==> flow/design.v <==
module solver (
    input clk,
    input reset,
    input insert,
    input advance,
    input [3:0] value,
    output [40:0] solution
);
(* mem2reg *)
reg [40:0] counts [9];
assign solution =
    counts[0] + counts[1] + counts[2]
    + counts[3] + counts[4] + counts[5]
    + counts[6] + counts[7] + counts[8];
always @(posedge clk) begin
    if (reset) begin
        for (integer i = 0; i < 9; i = i + 1) begin
            counts[i] <= 0;
        end
    end if (insert) begin
        counts[value] <= counts[value] + 1;
    end if (advance) begin
        for (integer i = 1; i < 7; i = i + 1) begin
            counts[i - 1] <= counts[i];
        end
        counts[6] <= counts[7] + counts[0];
        counts[7] <= counts[8];
        counts[8] <= counts[0];
    end
end
endmodule
======== Step by step through the tools: solver ========
The steps from the RTL of solver to its reports follow in flow order.
Line numbers count from 1 in the design file above.
Operators: Yosys type, input widths -> output width; for muxes data width and select width s.
Cell names lack the library's common part.
Not given: --
design
  top module .............................. solver
  clock port .............................. clk
  cell library ............................ sky130hd
  library corner .......................... tt_025C_1v80

======== Elaborated design ========
Yosys after proc, flatten, opt, wreduce and memory -nomap, before mapping. Enables and synchronous resets that opt folds into registers are not counted as muxes. Print and check cells are not counted. Equal cells are merged and count once.
bit counts
  flip-flop bits (word level) ............. 369
  input port bits ......................... 8
  elaborated cells ........................ 66
operators by class
  multiplexer cells ....................... 38
  reductions and logical operators ........ 1
  equal/unequal tests ..................... 8
  add/sub/neg operators ................... 10
operators by type and width
  cell                   number
  $mux 41                37
  $add 41x41->41         9
  $pmux 41 s9            1
  $add 41x1->41 const B  1
  $eq 4x3->1 const B     4
  $eq 4x2->1 const B     2
  $eq 4x1->1 const B     1
  $eq 4x4->1 const B     1
  $logic_not 4->1        1

======== Depth ========
Longest topological path by Yosys (ltp), each cell counted once; first at word level (registers and memories cut), then after technology mapping (sequential cells cut; the memories' decode and read muxes count).
logic depth
  depth in word-level cells ............... 8
  ABC_AREA ................................ 1
  mapped depth ............................ 22
  depth with buffers taken out ............ 22

======== After synthesis ========
Yosys stat after the flow's synthesis: flattened, memories mapped to cells. It holds for the ABC_AREA given above (unset counts as 0); a run with the other value may have another netlist.
cell types
  cell type  number
  dfxtp_1    369
  nand2_1    1522
  fa_1       277
  inv_1      618
  a21oi_1    366
  o21ai_0    358
  nand3_1    303
  nor2_1     384
  ha_1       82
  clkbuf_1   197
  o21ai_1    125
  o211ai_1   45
  xor2_1     37
  xnor2_1    35
  o22ai_1    35
  nand2_2    24
  buf_2      22
  nand3b_1   14
Not listed: further types 37, cells in them 169.
synthesis totals
  standard cells after synthesis .......... 4982
  mapped flip-flops ....................... 369
  mapped area ............................. 32750.2 µm²

======== Timing after synthesis ========
OpenSTA on the mapped netlist: ideal clock, no wires. The path of least setup slack (recovery checks aside). Input and output delay are each 20% of the period. Register names are those of the netlist, which keeps one name where synthesis merged equal registers.
path after synthesis
  path type ............................... register to output
  start point ............................. register counts[0][8]
  end point ............................... output port solution[33]
  delay of the path ....................... 4.230 ns
  path buffers ............................ 0
  period .................................. 9.0 ns
  stages on the path ...................... 20
  setup slack ............................. 2.970 ns
  data arrival time ....................... 4.230 ns
  launch time at the first pin ............ 0.000 ns
  synthesis period reached ................ 6.03 ns
"delay of the path" is the arrival time less input delay plus setup time.
At an output port there is no setup time.
"stages on the path": output pins that drive a net of the path, with the launching flip-flop's if there is one; two outputs of one cell count as two.
"synthesis period reached" = period - worst setup slack (recovery checks aside). The figure is calculated, with input and output delays left at 20% of the set period.
Between the ends stands the longest chain of elaborated cells between them, by number of cells; it is not shown to be the way that was timed. Of several equally long chains one is given.
A line is the first line of the expression or statement that the cell stems from. Yosys adds cells for indexed reads and writes and turns some case tables into memories.
A register here has more assigning lines than the two given.
on the way, after synthesis
  path through ............................ dfxtp_1 -> inv_1 -> fa_1 -> inv_1 -> fa_1 -> fa_1 -> inv_1 -> fa_1 -> inv_1 -> ha_1 -> nand2_1 -> o21ai_0 -> a21oi_1 -> o21ai_0 -> nand2_1 -> o21ai_0 -> a21oi_1 -> o21ai_0 -> nand2_1 -> nand2_1
  length of the longest elaborated chain .. 8
  elaborated cells between the ends (all ways) .. 8
  source lines of those cells ............. 1
  classes of those cells .................. add/sub (8)
ends and longest elaborated chain, after synthesis
  element                      RTL line  RTL
  from (decl)                  10        reg [40:0] counts [9];
  from (assign)                21        counts[value] <= counts[value] + 1;
  from (assign)                24        counts[i - 1] <= counts[i];
  $add 41x41->41 (8 in a row)  12        counts[0] + counts[1] + counts[2]
  to (decl)                    7         output [40:0] solution

======== Worst path after layout ========
From the final timing report of entry A: the path of least setup slack in the routed layout; clock arrival at registers is part of the times.
path post-layout
  path type ............................... register to output
  start point ............................. register counts[0][2]
  end point ............................... output port solution[33]
  data arrival time ....................... 6.66 ns
  launch time at the first pin ............ 0.62 ns
  path buffers ............................ 1
  setup slack ............................. 3.82 ns
  period .................................. 13.1 ns
  stages on the path ...................... 21
Between the ends stands the longest chain of elaborated cells between them, by number of cells; it is not shown to be the way that was timed. Of several equally long chains one is given.
A register here has more assigning lines than the two given.
on the way, post-layout
  path through ............................ dfxtp_1 -> inv_1 -> fa_1 -> inv_1 -> fa_1 -> fa_1 -> inv_1 -> fa_1 -> inv_1 -> ha_1 -> nand3_1 -> nand2_1 -> a21oi_1 -> o21ai_0 -> nand2_1 -> o21ai_0 -> a21oi_1 -> o21ai_0 -> nand2_1 -> nand2_1 -> clkdlybuf4s50_1
  length of the longest elaborated chain .. 8
  elaborated cells between the ends (all ways) .. 8
  source lines of those cells ............. 1
  classes of those cells .................. add/sub (8)
ends and longest elaborated chain, post-layout
  element                      RTL line  RTL
  from (decl)                  10        reg [40:0] counts [9];
  from (assign)                21        counts[value] <= counts[value] + 1;
  from (assign)                24        counts[i - 1] <= counts[i];
  $add 41x41->41 (8 in a row)  12        counts[0] + counts[1] + counts[2]
  to (decl)                    7         output [40:0] solution

Below are 4 stored runs of the flow (Yosys, OpenROAD; platform sky130hd) on solver, each with its settings and what was measured, unordered. Constraints: input delay and output delay 20% of the set period each, output load 0.01 pF.
"period achieved" is the run's clock period less its worst setup slack. It is reckoned from that one timing run; input and output delays stay at 20% of the period that was set.
"total power after layout" is the tool's figure for a default switching activity; nothing was simulated.

---- entry A ----
settings
  ABC_AREA = 1
  CAP_MARGIN = 5
  CELL_PAD_IN_SITES_DETAIL_PLACEMENT = 1
  CORE_ASPECT_RATIO = 0.64
  CORE_MARGIN = 3
  CORE_UTILIZATION = 37
  CTS_CLUSTER_SIZE = 15
  MAX_ROUTING_LAYER = met4
  MIN_ROUTING_LAYER = met1
  PLACE_DENSITY_LB_ADDON = 0.19
  TNS_END_PERCENT = 10
  period_ns = 13.1
  SLEW_MARGIN = 20
results
  period achieved ......................... 9.278 ns
  area of the die ......................... 92208.9 µm²
  worst slack on setup checks ............. 3.822 ns
  utilization after layout ................ 41.0 %
  summed negative setup slack ............. 0.000 ns
  worst hold slack in the final report .... 0.458 ns
  total power after layout ................ 0.004799 W
  mapped cell area after synthesis ........ 32750.2 µm²

---- entry B ----
settings
  CAP_MARGIN = 0
  CORE_UTILIZATION = 37
  CTS_CLUSTER_SIZE = 51
  GPL_ROUTABILITY_DRIVEN = 1
  PLACE_DENSITY = 0.75
  SETUP_SLACK_MARGIN = 0.09
  period_ns = 5.23
  CORE_MARGIN = 2
  SLEW_MARGIN = 20
results
  period achieved ......................... 6.924 ns
  area of the die ......................... 83477.7 µm²
  worst slack on setup checks ............. -1.694 ns
  utilization after layout ................ 48.5 %
  summed negative setup slack ............. -41.238 ns
  worst hold slack in the final report .... 0.520 ns
  total power after layout ................ 0.032678 W
  mapped cell area after synthesis ........ 30037.6 µm²

---- entry C ----
settings
  CTS_CLUSTER_SIZE = 86
  GPL_TIMING_DRIVEN = 0
  MAX_ROUTING_LAYER = met4
  MIN_ROUTING_LAYER = met2
  PLACE_DENSITY_LB_ADDON = 0.12
  period_ns = 9.0
  CAP_MARGIN = 20
  CORE_MARGIN = 2
  CORE_UTILIZATION = 40
  SLEW_MARGIN = 20
results
  unfinished; error GRT-0116 in routing

---- entry D ----
settings
  ABC_AREA = 1
  CAP_MARGIN = 10
  CELL_PAD_IN_SITES_DETAIL_PLACEMENT = 1
  CELL_PAD_IN_SITES_GLOBAL_PLACEMENT = 1
  CORE_ASPECT_RATIO = 1.29
  CORE_MARGIN = 9
  CORE_UTILIZATION = 32
  CTS_CLUSTER_DIAMETER = 142
  CTS_CLUSTER_SIZE = 87
  GPL_ROUTABILITY_DRIVEN = 0
  GPL_TIMING_DRIVEN = 1
  MAX_ROUTING_LAYER = met4
  MIN_ROUTING_LAYER = met2
  PLACE_DENSITY_LB_ADDON = 0.08
  SLEW_MARGIN = 10
  TNS_END_PERCENT = 40
  period_ns = 10.5
results
  period achieved ......................... 9.664 ns
  area of the die ......................... 114277.0 µm²
  worst slack on setup checks ............. 0.836 ns
  utilization after layout ................ 34.7 %
  summed negative setup slack ............. 0.000 ns
  worst hold slack in the final report .... 0.461 ns
  total power after layout ................ 0.005515 W
  mapped cell area after synthesis ........ 32750.2 µm²
